==> flow/design.v <==
module rsmul (
    r_r, 
    r_i, 
    s_r, 
    mul_r, 
    mul_i
);
    input signed [5:0] r_r, r_i;
    input [1:0] s_r;
    output signed [8:0] mul_r, mul_i;
    wire signed [2:0] s;
    assign s = {1'b0, s_r};
    assign mul_r = s * r_r;
    assign mul_i = s * r_i;
endmodule
module ml_demodulator(
    i_clk,
    i_reset,
    i_trig,
    i_y_hat,
    i_r,
    i_rd_rdy,
    o_rd_vld,
    o_llr,
    o_hard_bit
);
input i_clk;
input i_reset;
input i_trig;
input [159:0] i_y_hat;
input [319:0] i_r;
input i_rd_rdy;
output o_rd_vld;
output [7:0] o_llr;
output o_hard_bit;
localparam IDLE = 0;
localparam R44_S = 4'd1;
localparam R33_S = 4'd2;
localparam R34_S = 4'd3;
localparam R22_S = 4'd4;
localparam BUF = 3'd1;
localparam CAL_AB = 3'd2;
localparam OUT = 3'd3;
localparam CAL_CD = 3'd4;
localparam CAL_EF = 3'd5;
localparam CAL_GH = 3'd6;
localparam COMPARE = 3'd7;
integer i, j, k, m, n, p, q;
wire       gclk1, gclk2, gclk3; 
wire [1:0] SQRT   = 2'b1_1;  
wire [39:0] r34, r23, r24, r12, r13, r14;
wire [19:0] r44, r33, r22, r11;
wire [39:0] y4, y3, y2, y1;
reg [9:0] r34_r_r, r24_r_r, r14_r_r, r23_r_r, r13_r_r, r12_r_r, r34_i_r, r24_i_r, r14_i_r, r23_i_r, r13_i_r, r12_i_r;
wire [9:0] r34_r_w, r24_r_w, r14_r_w, r23_r_w, r13_r_w, r12_r_w, r34_i_w, r24_i_w, r14_i_w, r23_i_w, r13_i_w, r12_i_w;
reg [9:0] r44_r_r, r33_r_r, r22_r_r, r11_r_r;
wire [9:0] r44_r_w, r33_r_w, r22_r_w, r11_r_w;
reg [7:0] y1_r_r, y2_r_r, y3_r_r, y4_r_r, y1_i_r, y2_i_r, y3_i_r, y4_i_r;
reg [7:0] y1_r_w, y2_r_w, y3_r_w, y4_r_w, y1_i_w, y2_i_w, y3_i_w, y4_i_w;
wire [8:0] rsmul_o_r, rsmul_o_i;
reg [5:0] rsmul_i_r_r, rsmul_i_r_i;
reg [1:0] rsmul_i_s_r;
reg [3:0] rs_state_r, rs_state_w;
reg [1:0] rs_count_r, rs_count_w;
reg [2:0] state_r, state_w;
reg [1:0] count_r, count_w;
reg [12:0] L_tmp_r[0:3];
reg [12:0] L_tmp_w[0:3];
reg [1:0] j2_path_r[0:3];
reg [1:0] j2_path_w[0:3];
reg [1:0] j1_path_r[0:3];
reg [1:0] j1_path_w[0:3];
reg [9:0] y_tmp_r, y_tmp_i;
reg [9:0] rs1r, rs1i, rs2r, rs2i, rs3r, rs3i, rs4r, rs4i;
reg [9:0] rs_other_r, rs_other_i;
reg signed [11:0] a, b;
reg signed [11:0] c, d;
reg signed [11:0] e[0:3];
reg signed [11:0] f[0:3];
reg signed [11:0] g[0:3];
reg signed [11:0] h[0:3];
reg [11:0] cal_tmp_r, cal_tmp_i;
reg [12:0] L_tmp1;
reg [12:0] L_tmp2;
reg [12:0] L_tmp3[0:3];
reg [12:0] L_tmp4[0:3];
reg [1:0] j3_r, j3_w, j4_r, j4_w, j2_r, j2_w, j1_r, j1_w;
reg [12:0] L_min1_r[0:3];
reg [12:0] L_min1_w[0:3];
reg [12:0] min_r;
reg [12:0] min_w;
reg [12:0] min_tmp[0:6];
reg [1:0] trace_r[0:3];
reg [1:0] trace_w[0:3];
reg [1:0] trace_tmp[0:2];
reg [143:0] output_buf_r, output_buf_w;
reg [7:0] buf_count_r, buf_count_w;
reg [7:0] buf_out_r, buf_out_w;
reg       gclk_detect_w, gclk_detect_r;
assign {r44, r34, r24, r14, r33, r23, r13, r22, r12, r11} = i_r;
assign {y4, y3, y2, y1} = i_y_hat;
assign r34_i_w = (i_trig) ? r34[39:30] : r34_i_r;
assign r34_r_w = (i_trig) ? r34[19:10] : r34_r_r;
assign r24_i_w = (i_trig) ? r24[39:30] : r24_i_r;
assign r24_r_w = (i_trig) ? r24[19:10] : r24_r_r;
assign r14_i_w = (i_trig) ? r14[39:30] : r14_i_r;
assign r14_r_w = (i_trig) ? r14[19:10] : r14_r_r;
assign r23_i_w = (i_trig) ? r23[39:32] : r23_i_r;
assign r23_r_w = (i_trig) ? r23[19:10] : r23_r_r;
assign r13_i_w = (i_trig) ? r13[39:30] : r13_i_r;
assign r13_r_w = (i_trig) ? r13[19:10] : r13_r_r;
assign r12_i_w = (i_trig) ? r12[39:30] : r12_i_r;
assign r12_r_w = (i_trig) ? r12[19:10] : r12_r_r;
assign r44_r_w = (i_trig) ? r44[19:10] : r44_r_r;
assign r33_r_w = (i_trig) ? r33[19:10] : r33_r_r;
assign r22_r_w = (i_trig) ? r22[19:10] : r22_r_r;
assign r11_r_w = (i_trig) ? r11[19:10] : r11_r_r;
assign o_llr = {o_hard_bit, 6'b0, 1'b1};
assign o_hard_bit = output_buf_r[buf_out_r];
assign o_rd_vld = i_rd_rdy & (buf_count_r != buf_out_r);
rsmul rsmul0(.r_r(rsmul_i_r_r), .r_i(rsmul_i_r_i), 
            .s_r(rsmul_i_s_r),  
            .mul_r(rsmul_o_r), .mul_i(rsmul_o_i));
always @(*) begin
    rs_state_w = rs_state_r;
    rs_count_w = rs_count_r;
    y4_i_w = y4_i_r;
    y4_r_w = y4_r_r;
    y3_i_w = y3_i_r;
    y3_r_w = y3_r_r;
    y2_i_w = y2_i_r;
    y2_r_w = y2_r_r;
    y1_i_w = y1_i_r;
    y1_r_w = y1_r_r;
    gclk_detect_w = 0;
    case (rs_state_r)
        IDLE: begin
            rsmul_i_r_i = 0;
            rsmul_i_r_r = 0;
            rsmul_i_s_r = 0;
            if (i_trig) begin
                rs_state_w = R44_S;
                y4_i_w = y4[38:33];
                y4_r_w = y4[18:13];
                y3_i_w = y3[38:33];
                y3_r_w = y3[18:13];
                y2_i_w = y2[38:33];
                y2_r_w = y2[18:13];
                y1_i_w = y1[38:33];
                y1_r_w = y1[18:13];
                gclk_detect_w = 1;
            end
            else rs_state_w = IDLE;
        end
        R44_S: begin
            gclk_detect_w = 1;
            rsmul_i_r_r = y4_r_r;
            rsmul_i_r_i = y4_i_r;
            rsmul_i_s_r = SQRT;
            y4_r_w = rsmul_o_r[7:0];
            y4_i_w = rsmul_o_i[7:0];
            rs_state_w = R33_S;
        end
        R33_S: begin
            gclk_detect_w = 1;
            rsmul_i_r_r = y3_r_r;
            rsmul_i_r_i = y3_i_r;
            rsmul_i_s_r = SQRT;
            y3_r_w = rsmul_o_r[7:0];
            y3_i_w = rsmul_o_i[7:0];
            rs_state_w = R34_S;
        end
        R34_S: begin
            gclk_detect_w = 1;
            rsmul_i_r_r = y2_r_r;
            rsmul_i_r_i = y2_i_r;
            rsmul_i_s_r = SQRT;
            y2_r_w = rsmul_o_r[7:0];
            y2_i_w = rsmul_o_i[7:0];
            rs_state_w = R22_S;
        end
        R22_S: begin
            gclk_detect_w = 1;
            rsmul_i_r_r = y1_r_r;
            rsmul_i_r_i = y1_i_r;
            rsmul_i_s_r = SQRT;
            y1_r_w = rsmul_o_r[7:0];
            y1_i_w = rsmul_o_i[7:0];
            rs_state_w = IDLE;
        end
        default: begin
            rs_state_w = rs_state_r;
            rs_count_w = rs_count_r;
            rsmul_i_r_i = 0;
            rsmul_i_r_r = 0;
            rsmul_i_s_r = 0;
        end
    endcase
end
always @(*) begin
    state_w = state_r;
    count_w = count_r;
    for (j = 0; j < 4; j = j + 1) begin
        L_tmp_w[j] = L_tmp_r[j];
        L_min1_w[j] = L_min1_r[j];
        trace_w[j] = trace_r[j];
        j2_path_w[j] = j2_path_r[j];
        j1_path_w[j] = j1_path_r[j];
    end
    j1_w = j1_r;
    j2_w = j2_r;
    j3_w = j3_r;
    j4_w = j4_r;
    min_w = min_r;
    output_buf_w = output_buf_r;
    buf_count_w = buf_count_r;
    rs4i = 0;
    y_tmp_r = 0;
    y_tmp_i = 0;
    rs_other_r = 0;
    rs_other_i = 0;
    rs4r = 0;
    case (state_r)
        IDLE: begin
            if (i_trig) begin
                state_w = BUF;
                count_w = 0;
            end
            else begin
                state_w = IDLE;
            end
        end
        BUF: begin
            if (count_r < 1) begin
                count_w = count_r + 1;
            end
            else begin
                count_w = 0;
                state_w = CAL_AB;
                j1_w = 0;
                j2_w = 0;
                j3_w = 0;
                j4_w = 0;
            end
        end
        CAL_AB: begin
            state_w = CAL_CD;
            y_tmp_r = {y4_r_r, 2'b0};
            y_tmp_i = {y4_i_r, 2'b0};
            rs4r = (r44_r_r ^ {{10{j4_r[0]}}, 1'b1});
            rs4i = (r44_r_r ^ {{10{j4_r[1]}}, 1'b1});
            rs_other_r = 0;
            rs_other_i = 0;
            a = $signed(y_tmp_r) - $signed(rs4r);
            b = $signed(y_tmp_i) - $signed(rs4i);
            if (a < 0) a = ~a;  
            if (b < 0) b = ~b;  
            L_tmp1 = a + b;
            L_tmp_w[0] = L_tmp1; 
            L_tmp_w[1] = L_tmp1; 
            L_tmp_w[2] = L_tmp1; 
            L_tmp_w[3] = L_tmp1; 
        end
        CAL_CD: begin
            state_w = CAL_EF;
            y_tmp_r = {y3_r_r, 2'b0};
            y_tmp_i = {y3_i_r, 2'b0};
            rs4r = (r34_r_r ^ {11{j4_r[0]}}) + (r34_i_r ^ {11{~j4_r[1]}});
            rs4i = (r34_r_r ^ {11{j4_r[1]}}) + (r34_i_r ^ {11{j4_r[0]}});
            cal_tmp_r = $signed(y_tmp_r) - $signed(rs4r);
            cal_tmp_i = $signed(y_tmp_i) - $signed(rs4i);
            for (m = 0; m < 4; m = m + 1) begin
                rs3r = r33_r_r ^ {11{m[0]}};
                rs3i = r33_r_r ^ {11{m[1]}};
                c = $signed(cal_tmp_r) - $signed(rs3r);
                d = $signed(cal_tmp_i) - $signed(rs3i);
                rs2r = 0;
                rs2i = 0;
                if (c < 0) c = ~c;  
                if (d < 0) d = ~d;  
                L_tmp2 = c + d;
                L_tmp_w[m] = L_tmp_r[m] + L_tmp2; 
            end
        end
        CAL_EF: begin
            j2_w = j2_r + 1;
            y_tmp_r = {y2_r_r, 2'b10};
            y_tmp_i = {y2_i_r, 2'b10};
            rs2r = r22_r_r ^ {11{j2_r[0]}};
            rs2i = r22_r_r ^ {11{j2_r[1]}};
            rs4r = (r24_r_r ^ {11{j4_r[0]}}) + (r24_i_r ^ {11{~j4_r[1]}});
            rs4i = (r24_r_r ^ {11{j4_r[1]}}) + (r24_i_r ^ {11{j4_r[0]}});
            cal_tmp_r = $signed(y_tmp_r) - $signed(rs4r) - $signed(rs2r);
            cal_tmp_i = $signed(y_tmp_i) - $signed(rs4i) - $signed(rs2i);
            for (m = 0; m < 4; m = m + 1) begin  
                rs3r = {r23_r_r ^ {{9{m[0]}}, 2'b0}} + {r23_i_r[7:0] ^ {9{~m[1]}}, 2'b00} ;
                rs3i = {r23_r_r[9:1] ^ {10{m[1]}}, 1'b0} + {r23_i_r[7:1] ^ {8{m[0]}}, 3'b0};
                e[m] = $signed(cal_tmp_r) - $signed(rs3r);
                f[m] = $signed(cal_tmp_i) - $signed(rs3i);
                if (e[m] < 0) e[m] = ~e[m];  
                if (f[m] < 0) f[m] = ~f[m];  
                L_tmp3[m] = e[m] + f[m];
                if (L_tmp3[m] <= L_min1_r[m] || j2_r == 2'b0) begin
                    L_min1_w[m] = L_tmp3[m];
                    j2_path_w[m] = j2_r;
                end
            end
            if (j2_r == 2'b11) begin
                state_w = CAL_GH;
            end
        end
        CAL_GH: begin
            if (count_r == 0 && j1_r == 0) begin
                L_tmp_w[0] = L_tmp_r[0] + L_min1_r[0];
                L_tmp_w[1] = L_tmp_r[1] + L_min1_r[1];
                L_tmp_w[2] = L_tmp_r[2] + L_min1_r[2];
                L_tmp_w[3] = L_tmp_r[3] + L_min1_r[3];
            end
            y_tmp_r = {y1_r_r, 2'b0};
            y_tmp_i = {y1_i_r, 2'b0};
            rs1r = r11_r_r ^ {11{j1_r[0]}};
            rs1i = r11_r_r ^ {11{j1_r[1]}};
            rs4r = (r14_r_r ^ {11{j4_r[0]}}) + (r14_i_r ^ {11{~j4_r[1]}});
            rs4i = (r14_r_r ^ {11{j4_r[1]}}) + (r14_i_r ^ {11{j4_r[0]}});
            cal_tmp_r = $signed(y_tmp_r) - $signed(rs4r) - $signed(rs1r);
            cal_tmp_i = $signed(y_tmp_i) - $signed(rs4i) - $signed(rs1i);
            if (count_r == 0) begin
                count_w = count_r + 1;
                for (m = 0; m < 2; m = m + 1) begin  
                    rs3r = (r13_r_r ^ {11{m[0]}}) + (r13_i_r ^ {11{~m[1]}});
                    rs3i = (r13_r_r ^ {11{m[1]}}) + (r13_i_r ^ {11{m[0]}});
                    rs2r = (r12_r_r ^ {11{j2_path_r[m][0]}}) + (r12_i_r ^ {11{~j2_path_r[m][1]}});
                    rs2i = (r12_r_r ^ {11{j2_path_r[m][1]}}) + (r12_i_r ^ {11{j2_path_r[m][0]}});
                    g[m] = $signed(cal_tmp_r) - $signed(rs2r) - $signed(rs3r);
                    h[m] = $signed(cal_tmp_i) - $signed(rs2i) - $signed(rs3i);
                    if (g[m] < 0) g[m] = ~g[m];  
                    if (h[m] < 0) h[m] = ~h[m];  
                    L_tmp4[m] = g[m] + h[m];
                    if (L_tmp4[m] <= L_min1_r[m] || j1_r == 2'b0) begin
                        L_min1_w[m] = L_tmp4[m];
                        j1_path_w[m] = j1_r;
                    end
                end
            end
            else begin
                count_w = 0;
                j1_w = j1_r + 1;
                for (m = 2; m < 4; m = m + 1) begin  
                    rs3r = (r13_r_r ^ {11{m[0]}}) + (r13_i_r ^ {11{~m[1]}});
                    rs3i = (r13_r_r ^ {11{m[1]}}) + (r13_i_r ^ {11{m[0]}});
                    rs2r = (r12_r_r ^ {11{j2_path_r[m][0]}}) + (r12_i_r ^ {11{~j2_path_r[m][1]}});
                    rs2i = (r12_r_r ^ {11{j2_path_r[m][1]}}) + (r12_i_r ^ {11{j2_path_r[m][0]}});
                    g[m] = $signed(cal_tmp_r) - $signed(rs2r) - $signed(rs3r);
                    h[m] = $signed(cal_tmp_i) - $signed(rs2i) - $signed(rs3i);
                    if (g[m] < 0) g[m] = ~g[m];  
                    if (h[m] < 0) h[m] = ~h[m];  
                    L_tmp4[m] = g[m] + h[m];
                    if (L_tmp4[m] <= L_min1_r[m] || j1_r == 2'b0) begin
                        L_min1_w[m] = L_tmp4[m];
                        j1_path_w[m] = j1_r;
                    end
                end
            end
            if (j1_r == 2'b11 && count_r[0] == 1'b1) begin
                state_w = COMPARE;
            end
        end
        COMPARE: begin
            j4_w = j4_r + 1;
            min_tmp[0] = L_tmp_r[0] + L_min1_r[0];
            min_tmp[1] = L_tmp_r[1] + L_min1_r[1];
            min_tmp[2] = L_tmp_r[2] + L_min1_r[2];
            min_tmp[3] = L_tmp_r[3] + L_min1_r[3];
            if (min_tmp[0] > min_tmp[1]) begin
                min_tmp[4] = min_tmp[1];
                trace_tmp[0] = 1;
            end
            else begin
                min_tmp[4] = min_tmp[0];
                trace_tmp[0] = 0;
            end
            if (min_tmp[2] > min_tmp[3]) begin
                min_tmp[5] = min_tmp[3];
                trace_tmp[1] = 3;
            end
            else begin
                min_tmp[5] = min_tmp[2];
                trace_tmp[1] = 2;
            end
            if (min_tmp[4] > min_tmp[5]) begin
                min_tmp[6] = min_tmp[5];
                trace_tmp[2] = trace_tmp[1];
            end
            else begin
                min_tmp[6] = min_tmp[4];
                trace_tmp[2] = trace_tmp[0];
            end
            if ((min_tmp[6] < min_r) || j4_r == 2'b0) begin
                min_w = min_tmp[6];
                trace_w[0] = j1_path_w[trace_tmp[2]];
                trace_w[1] = j2_path_r[trace_tmp[2]];
                trace_w[2] = trace_tmp[2];
                trace_w[3] = j4_r;
            end
            if (j4_r == 2'b11) begin
                state_w = OUT;
            end
            else begin
                state_w = CAL_AB;
            end
        end
        OUT: begin
            output_buf_w[buf_count_r] = trace_r[0][0];
            output_buf_w[buf_count_r + 1] = trace_r[0][1];
            output_buf_w[buf_count_r + 2] = trace_r[1][0];
            output_buf_w[buf_count_r + 3] = trace_r[1][1];
            output_buf_w[buf_count_r + 4] = trace_r[2][0];
            output_buf_w[buf_count_r + 5] = trace_r[2][1];
            output_buf_w[buf_count_r + 6] = trace_r[3][0];
            output_buf_w[buf_count_r + 7] = trace_r[3][1];
            if (buf_count_r != 8'd136) buf_count_w = buf_count_r + 8;
            else buf_count_w = 0;
            state_w = IDLE;
        end
        default: state_w = IDLE;
    endcase
end
always @(*) begin
    buf_out_w = buf_out_r;
    if (i_rd_rdy) begin
        if (o_rd_vld) begin
            if (buf_out_r == 8'd143) buf_out_w = 8'd0;
            else buf_out_w = buf_out_r + 1;
        end
    end
end
always @(posedge i_clk or posedge i_reset) begin
    if (i_reset) begin
        for (j = 0; j < 4; j = j + 1) begin
            L_tmp_r[j] <= 0;
            L_min1_r[j] <= 13'b1_1111_1111_1111;
            trace_r[j] <= 0;
            j2_path_r[j] <= 0;
            j1_path_r[j] <= 0;
        end
        r34_i_r <= 0;
        r34_r_r <= 0;
        r24_i_r <= 0;
        r24_r_r <= 0;
        r14_i_r <= 0;
        r14_r_r <= 0;
        r23_i_r <= 0;
        r23_r_r <= 0;
        r13_i_r <= 0;
        r13_r_r <= 0;
        r12_i_r <= 0;
        r12_r_r <= 0;
        r44_r_r <= 0;
        r33_r_r <= 0;
        r22_r_r <= 0;
        r11_r_r <= 0;
        y4_i_r <=  0;
        y4_r_r <=  0;
        y3_i_r <=  0;
        y3_r_r <=  0;
        y2_i_r <=  0;
        y2_r_r <=  0;
        y1_i_r <=  0;
        y1_r_r <=  0;
        rs_state_r <= IDLE;
        rs_count_r <= 0;
        state_r <= IDLE;
        count_r <= 0;
        j1_r <= 0;
        j2_r <= 0;
        j3_r <= 0;
        j4_r <= 0;
        min_r <= 0;
        output_buf_r <= 0;
        buf_count_r <= 0;
        buf_out_r <= 0;
        gclk_detect_r <= 0;
    end
    else begin
        for (j = 0; j < 4; j = j + 1) begin
            L_tmp_r[j] <= L_tmp_w[j];
            L_min1_r[j] <= L_min1_w[j];
            trace_r[j] <= trace_w[j];
            j2_path_r[j] <= j2_path_w[j];
            j1_path_r[j] <= j1_path_w[j];
        end
        r34_i_r <= r34_i_w;
        r34_r_r <= r34_r_w;
        r24_i_r <= r24_i_w;
        r24_r_r <= r24_r_w;
        r14_i_r <= r14_i_w;
        r14_r_r <= r14_r_w;
        r23_i_r <= r23_i_w;
        r23_r_r <= r23_r_w;
        r13_i_r <= r13_i_w;
        r13_r_r <= r13_r_w;
        r12_i_r <= r12_i_w;
        r12_r_r <= r12_r_w;
        r44_r_r <= r44_r_w;
        r33_r_r <= r33_r_w;
        r22_r_r <= r22_r_w;
        r11_r_r <= r11_r_w;
        y4_i_r <=  y4_i_w;
        y4_r_r <=  y4_r_w;
        y3_i_r <=  y3_i_w;
        y3_r_r <=  y3_r_w;
        y2_i_r <=  y2_i_w;
        y2_r_r <=  y2_r_w;
        y1_i_r <=  y1_i_w;
        y1_r_r <=  y1_r_w;
        rs_state_r <= rs_state_w;
        rs_count_r <= rs_count_w;
        state_r <= state_w;
        count_r <= count_w;
        j1_r <= j1_w;
        j2_r <= j2_w;
        j3_r <= j3_w;
        j4_r <= j4_w;
        min_r <= min_w;
        output_buf_r <= output_buf_w;
        buf_count_r <= buf_count_w;
        buf_out_r <= buf_out_w;
        gclk_detect_r <= gclk_detect_w;
    end
end
endmodule
-- From RTL to reports: ml_demodulator
The steps from the RTL of ml_demodulator to its reports follow in flow order.
Line numbers count from 1 in the design file above.
Operators: Yosys type, input widths -> output width; for muxes data width and select width s.
Not given: --
- top: ml_demodulator
- clock: i_clk
- cell library: sky130hd
- timing corner: tt_025C_1v80

-- After elaboration
Yosys after proc, flatten, opt, wreduce and memory -nomap, before mapping. Print and check cells are not counted.
- noted add/subtract/negate cells: 108
- $mul: 2
- magnitude comparators at 35
- eq/ne operators at 37
- shift-type cells: 17
- multiplexer cells: 128
- bitwise gates (word level): 102
- reductions and logical operators at 58
- operator list (operator ; count):
    $and 144x144->144 ; 8
    $or 144x144->144 ; 8
    $not 144->144 ; 8
    $shift 1x33->144 ; 7
    $shift 1x33->144 const A ; 7
    $xor 10x10->10 ; 34
    $mux 12 ; 26
    $sub 12x10->12 ; 24
    $mux 13 ; 21
    $add 10x10->10 ; 26
    $lt 12x1->1 const B ; 20
    $not 12->12 ; 20
    $neg 9->33 ; 7
    $add 12x12->13 ; 13
    $pmux 13 s3 ; 4
    $shift 1x9->144 ; 1
    $shift 1x9->144 const A ; 1
    $shiftx 144x8->1 ; 1
    $mux 144 ; 1
    $pmux 8 s2 ; 8
    $add 13x13->13 ; 8
    $le 13x13->1 ; 8
    $pmux 13 s2 ; 4
    $sub 11x10->12 ; 8
    $sub 10x10->11 ; 8
    $mux 8 ; 11
    $mux 2 ; 35
    $mul 3x6->8 ; 2
Other operator kinds: 52; their cells: 158.
- noted flip-flop bits (word level): 538
- noted output and inout bits: 10
- elaborated cells at 541

-- Depth
Longest topological path by Yosys (ltp), each cell counted once; first at word level (registers and memories cut), then after technology mapping (sequential cells cut; the memories' decode and read muxes count).
- noted depth in word-level cells: 20
- ABC_AREA: 0
- mapped depth: 49

-- Netlist
Yosys stat after the flow's synthesis: flattened, memories mapped to cells. It holds for the ABC_AREA given above (unset counts as 0); a run with the other value may have another netlist.
- cell types (cell type ; count ; area in all (um^2)):
    sky130_fd_sc_hd__dfrtp_1 ; 487 ; 1.22E+04
    sky130_fd_sc_hd__ha_1 ; 871 ; 1.09E+04
    sky130_fd_sc_hd__xnor2_1 ; 793 ; 6.95E+03
    sky130_fd_sc_hd__fa_1 ; 220 ; 4.4E+03
    sky130_fd_sc_hd__xor2_1 ; 407 ; 3.56E+03
    sky130_fd_sc_hd__inv_1 ; 740 ; 2.78E+03
    sky130_fd_sc_hd__o21ai_0 ; 469 ; 2.35E+03
    sky130_fd_sc_hd__a21oi_1 ; 452 ; 2262.17
    sky130_fd_sc_hd__mux2_2 ; 171 ; 1.93E+03
    sky130_fd_sc_hd__nand2_1 ; 490 ; 1.84E+03
    sky130_fd_sc_hd__mux2i_1 ; 153 ; 1.53E+03
    sky130_fd_sc_hd__dfstp_2 ; 54 ; 1.42E+03
    sky130_fd_sc_hd__nor2_1 ; 319 ; 1.2E+03
    sky130_fd_sc_hd__o21bai_1 ; 144 ; 1.08E+03
    sky130_fd_sc_hd__mux4_2 ; 47 ; 1.06E+03
    sky130_fd_sc_hd__a21o_1 ; 140 ; 1.05E+03
    sky130_fd_sc_hd__clkbuf_1 ; 145 ; 544.272
    sky130_fd_sc_hd__nor2b_1 ; 82 ; 512.992
Other cell types: 73; their cells: 882.
- noted cells in the netlist: 7066
- noted chip area (Yosys): 63601.0 um^2
- noted mapped flip-flops: 541
- buffers at 238
The figures by module come from a second, unflattened synthesis with its own total; it is not the netlist above.
- noted cells (unflattened synthesis): 7274
- noted area total of the unflattened synthesis: 65477.8 um^2
Rows give one instance, submodules left out.
- by module (module ; instances ; cells ; area (um^2)):
    ml_demodulator ; 1 ; 7165 ; 64649.5
    rsmul ; 1 ; 109 ; 828.3

-- Timing after synthesis
Path of least setup slack by OpenSTA after synthesis, without wires, with an ideal clock, recovery checks aside; 20% of the period is set as input and as output delay. Where synthesis merged equal registers, the netlist keeps one of their names.
- kind: register to register
- start: register j4_r[1]
- end: register j2_path_r[2][0]
- period at 11.0 ns
- library setup time: 0.125 ns
- noted arrival: 10.156 ns
- slack at 0.719 ns
- path delay at 10.281 ns
- stages: 48
- noted path buffers: 4
- synthesis period reached: 10.281 ns
"path delay" is the arrival time less input delay plus setup time.
"stages": output pins that drive a net of the path, with the launching flip-flop's if there is one; two outputs of one cell count as two.
"synthesis period reached" is the clock period less the worst setup slack; recovery checks do not enter. This is arithmetic on one report: input and output delays are still those of the set period (20% each).
Between the ends stands the longest chain of elaborated cells between them, by number of cells; it is not shown to be the way that was timed. Of several equally long chains one is given.
Each line given opens the expression or statement behind the cell; cells for indexed reads and writes are added by Yosys, which also makes memories of some case tables.
- path through: sky130_fd_sc_hd__dfrtp_1 sky130_fd_sc_hd__clkbuf_1 sky130_fd_sc_hd__buf_1 sky130_fd_sc_hd__buf_1 sky130_fd_sc_hd__xnor2_1 sky130_fd_sc_hd__ha_1 sky130_fd_sc_hd__inv_1 sky130_fd_sc_hd__fa_1 sky130_fd_sc_hd__inv_1 sky130_fd_sc_hd__a21oi_1 sky130_fd_sc_hd__o21ai_0 sky130_fd_sc_hd__a21oi_1 sky130_fd_sc_hd__o21bai_1 sky130_fd_sc_hd__a21o_1 sky130_fd_sc_hd__a21oi_1 sky130_fd_sc_hd__xor2_1 sky130_fd_sc_hd__fa_1 sky130_fd_sc_hd__ha_1 (+12 left out) sky130_fd_sc_hd__inv_1 sky130_fd_sc_hd__fa_1 sky130_fd_sc_hd__nor2b_1 sky130_fd_sc_hd__o21ai_0 sky130_fd_sc_hd__a21boi_0 sky130_fd_sc_hd__o21ai_0 sky130_fd_sc_hd__nor2b_1 sky130_fd_sc_hd__xnor2_1 sky130_fd_sc_hd__ha_1 sky130_fd_sc_hd__a21o_1 sky130_fd_sc_hd__a21o_1 sky130_fd_sc_hd__a21oi_1 sky130_fd_sc_hd__o21ai_0 sky130_fd_sc_hd__a21oi_1 sky130_fd_sc_hd__nor2b_1 sky130_fd_sc_hd__o31ai_1 sky130_fd_sc_hd__nor2b_1 sky130_fd_sc_hd__mux2_2
- cells in the longest elaborated chain: 13
- elaborated cells between the ends (all ways) at 24
- those cells by class: 9 x add/sub; 3 x compare; 1 x eq/ne; 4 x mux; 5 x logic; 2 x reduce/logical
- RTL lines, path post-synthesis (element ; line ; RTL):
    from (decl) ; 87 ; reg [1:0] j3_r, j3_w, j4_r, j4_w, j2_r, j2_w, j1_r, j1_w;
    from (assign) ; 477 ; j4_r <= 0;
    from (assign) ; 523 ; j4_r <= j4_w;
    $not 1->1 ; 291 ; rs4r = (r24_r_r ^ {11{j4_r[0]}}) + (r24_i_r ^ {11{~j4_r[1]}});
    $xor 10x10->10 ; 291 ;
    $add 10x10->10 ; 291 ;
    $sub 10x10->11 ; 293 ; cal_tmp_r = $signed(y_tmp_r) - $signed(rs4r) - $signed(rs2r);
    $sub 11x10->12 ; 293 ;
    $sub 12x10->12 ; 298 ; e[m] = $signed(cal_tmp_r) - $signed(rs3r);
    $lt 12x1->1 ; 300 ; if (e[m] < 0) e[m] = ~e[m];
    $mux 12 ; 300 ;
    $add 12x12->13 ; 302 ; L_tmp3[m] = e[m] + f[m];
    $le 13x13->1 ; 303 ; if (L_tmp3[m] <= L_min1_r[m] || j2_r == 2'b0) begin
    $logic_or 1x1->1 ; 303 ;
    $mux 2 ; 303 ;
    $mux 2 ; 223 ; case (state_r)
    to (assign) ; 443 ; j2_path_r[j] <= 0;
    to (assign) ; 489 ; j2_path_r[j] <= j2_path_w[j];
    to (decl) ; 69 ; reg [1:0] j2_path_r[0:3];

-- Worst path after layout
From the final timing report of run 1: the path of least setup slack in the routed layout; clock arrival at registers is part of the times.
- kind: register to register
- start: register j4_r[1]
- end: register j2_path_r[1][1]
- period at 8.51 ns
- library setup time: 0.07 ns
- noted arrival: 9.99 ns
- slack at -0.88 ns
- stages: 47
- noted path buffers: 5
Between the ends stands the longest chain of elaborated cells between them, by number of cells; it is not shown to be the way that was timed. Of several equally long chains one is given.
- path through: sky130_fd_sc_hd__dfrtp_4 sky130_fd_sc_hd__buf_12 sky130_fd_sc_hd__buf_12 sky130_fd_sc_hd__xnor2_4 sky130_fd_sc_hd__ha_2 sky130_fd_sc_hd__inv_2 sky130_fd_sc_hd__fa_2 sky130_fd_sc_hd__inv_2 sky130_fd_sc_hd__a21oi_2 sky130_fd_sc_hd__o21ai_2 sky130_fd_sc_hd__a21oi_2 sky130_fd_sc_hd__o21bai_2 sky130_fd_sc_hd__xnor2_2 sky130_fd_sc_hd__fa_1 sky130_fd_sc_hd__ha_4 sky130_fd_sc_hd__ha_4 sky130_fd_sc_hd__o21a_1 sky130_fd_sc_hd__o31a_1 (+11 left out) sky130_fd_sc_hd__inv_2 sky130_fd_sc_hd__fa_2 sky130_fd_sc_hd__nor2b_1 sky130_fd_sc_hd__o21ai_1 sky130_fd_sc_hd__a21boi_1 sky130_fd_sc_hd__o21ai_2 sky130_fd_sc_hd__a21oi_2 sky130_fd_sc_hd__a31oi_1 sky130_fd_sc_hd__xnor2_1 sky130_fd_sc_hd__ha_2 sky130_fd_sc_hd__nand4_1 sky130_fd_sc_hd__nor4_1 sky130_fd_sc_hd__or4_1 sky130_fd_sc_hd__a21oi_2 sky130_fd_sc_hd__buf_4 sky130_fd_sc_hd__buf_8 sky130_fd_sc_hd__nor2_4 sky130_fd_sc_hd__mux2_4
- cells in the longest elaborated chain: 13
- elaborated cells between the ends (all ways) at 24
- those cells by class: 9 x add/sub; 3 x compare; 1 x eq/ne; 4 x mux; 5 x logic; 2 x reduce/logical
- RTL lines, path post-layout (element ; line ; RTL):
    from (decl) ; 87 ; reg [1:0] j3_r, j3_w, j4_r, j4_w, j2_r, j2_w, j1_r, j1_w;
    from (assign) ; 477 ; j4_r <= 0;
    from (assign) ; 523 ; j4_r <= j4_w;
    $not 1->1 ; 291 ; rs4r = (r24_r_r ^ {11{j4_r[0]}}) + (r24_i_r ^ {11{~j4_r[1]}});
    $xor 10x10->10 ; 291 ;
    $add 10x10->10 ; 291 ;
    $sub 10x10->11 ; 293 ; cal_tmp_r = $signed(y_tmp_r) - $signed(rs4r) - $signed(rs2r);
    $sub 11x10->12 ; 293 ;
    $sub 12x10->12 ; 298 ; e[m] = $signed(cal_tmp_r) - $signed(rs3r);
    $lt 12x1->1 ; 300 ; if (e[m] < 0) e[m] = ~e[m];
    $mux 12 ; 300 ;
    $add 12x12->13 ; 302 ; L_tmp3[m] = e[m] + f[m];
    $le 13x13->1 ; 303 ; if (L_tmp3[m] <= L_min1_r[m] || j2_r == 2'b0) begin
    $logic_or 1x1->1 ; 303 ;
    $mux 2 ; 303 ;
    $mux 2 ; 223 ; case (state_r)
    to (assign) ; 443 ; j2_path_r[j] <= 0;
    to (assign) ; 489 ; j2_path_r[j] <= j2_path_w[j];
    to (decl) ; 69 ; reg [1:0] j2_path_r[0:3];

FLOW RESULTS
============

Top module ml_demodulator; platform sky130hd; tools Yosys and OpenROAD; 3 stored runs in no particular order. Input and output delays are each 20% of the period that was set; the output load is 0.01 pF.
"period achieved" = clock period - worst setup slack. The figure is calculated, with input and output delays left at 20% of the set period.
"critical setup path time" means the part of the period allowed to the worst setup path (the constraints hold back 20% at inputs and 20% at outputs) less its slack; where the path has registers, the arrival times of their clocks count too.

Run 1
Settings were ABC_AREA = 0; CAP_MARGIN = 10; CELL_PAD_IN_SITES_GLOBAL_PLACEMENT = 2; CORE_ASPECT_RATIO = 1.2; CORE_MARGIN = 7; CTS_CLUSTER_DIAMETER = 324; CTS_CLUSTER_SIZE = 71; MAX_ROUTING_LAYER = met4; SLEW_MARGIN = 0; TNS_END_PERCENT = 30; period_ns = 8.51; CORE_UTILIZATION = 40
- post-synthesis cell area: 63601.0 um^2
- overall die area at 170411.0 um^2
- std-cell area (final layout): 80692.4 um^2
- noted the final design utilization: 51.0%
- worst setup slack after layout: -0.883 ns
- final setup TNS: -46.812 ns
- lowest hold slack: 0.512 ns
- period achieved at 9.393 ns
- critical setup path time: 9.39 ns
- class of the worst setup path: register to register

Run 2
Settings were ABC_AREA = 1; CELL_PAD_IN_SITES_DETAIL_PLACEMENT = 1; CELL_PAD_IN_SITES_GLOBAL_PLACEMENT = 2; CORE_MARGIN = 8; CORE_UTILIZATION = 21; CTS_CLUSTER_DIAMETER = 116; PLACE_DENSITY_LB_ADDON = 0.28; SLEW_MARGIN = 15; period_ns = 11.0; CAP_MARGIN = 20
- post-synthesis cell area: 67855.1 um^2
- overall die area at 341564.0 um^2
- std-cell area (final layout): 77913.5 um^2
- noted the final design utilization: 24.2%
- worst setup slack after layout: 0.739 ns
- final setup TNS: 0.000 ns
- lowest hold slack: 0.468 ns
- period achieved at 10.261 ns
- critical setup path time: 10.26 ns
- class of the worst setup path: register to register

Run 3
Settings were ABC_AREA = 0; CELL_PAD_IN_SITES_DETAIL_PLACEMENT = 2; CELL_PAD_IN_SITES_GLOBAL_PLACEMENT = 3; CORE_ASPECT_RATIO = 0.97; CORE_UTILIZATION = 49; CTS_CLUSTER_SIZE = 40; GPL_ROUTABILITY_DRIVEN = 1; GPL_TIMING_DRIVEN = 0; HOLD_SLACK_MARGIN = 0.29; MAX_ROUTING_LAYER = met4; MIN_ROUTING_LAYER = met2; PLACE_DENSITY_LB_ADDON = 0.07; SETUP_SLACK_MARGIN = 1.74; TNS_END_PERCENT = 65; period_ns = 10.7; CAP_MARGIN = 20; CORE_MARGIN = 2; SLEW_MARGIN = 20
- incomplete, placement halted on FLW-0024
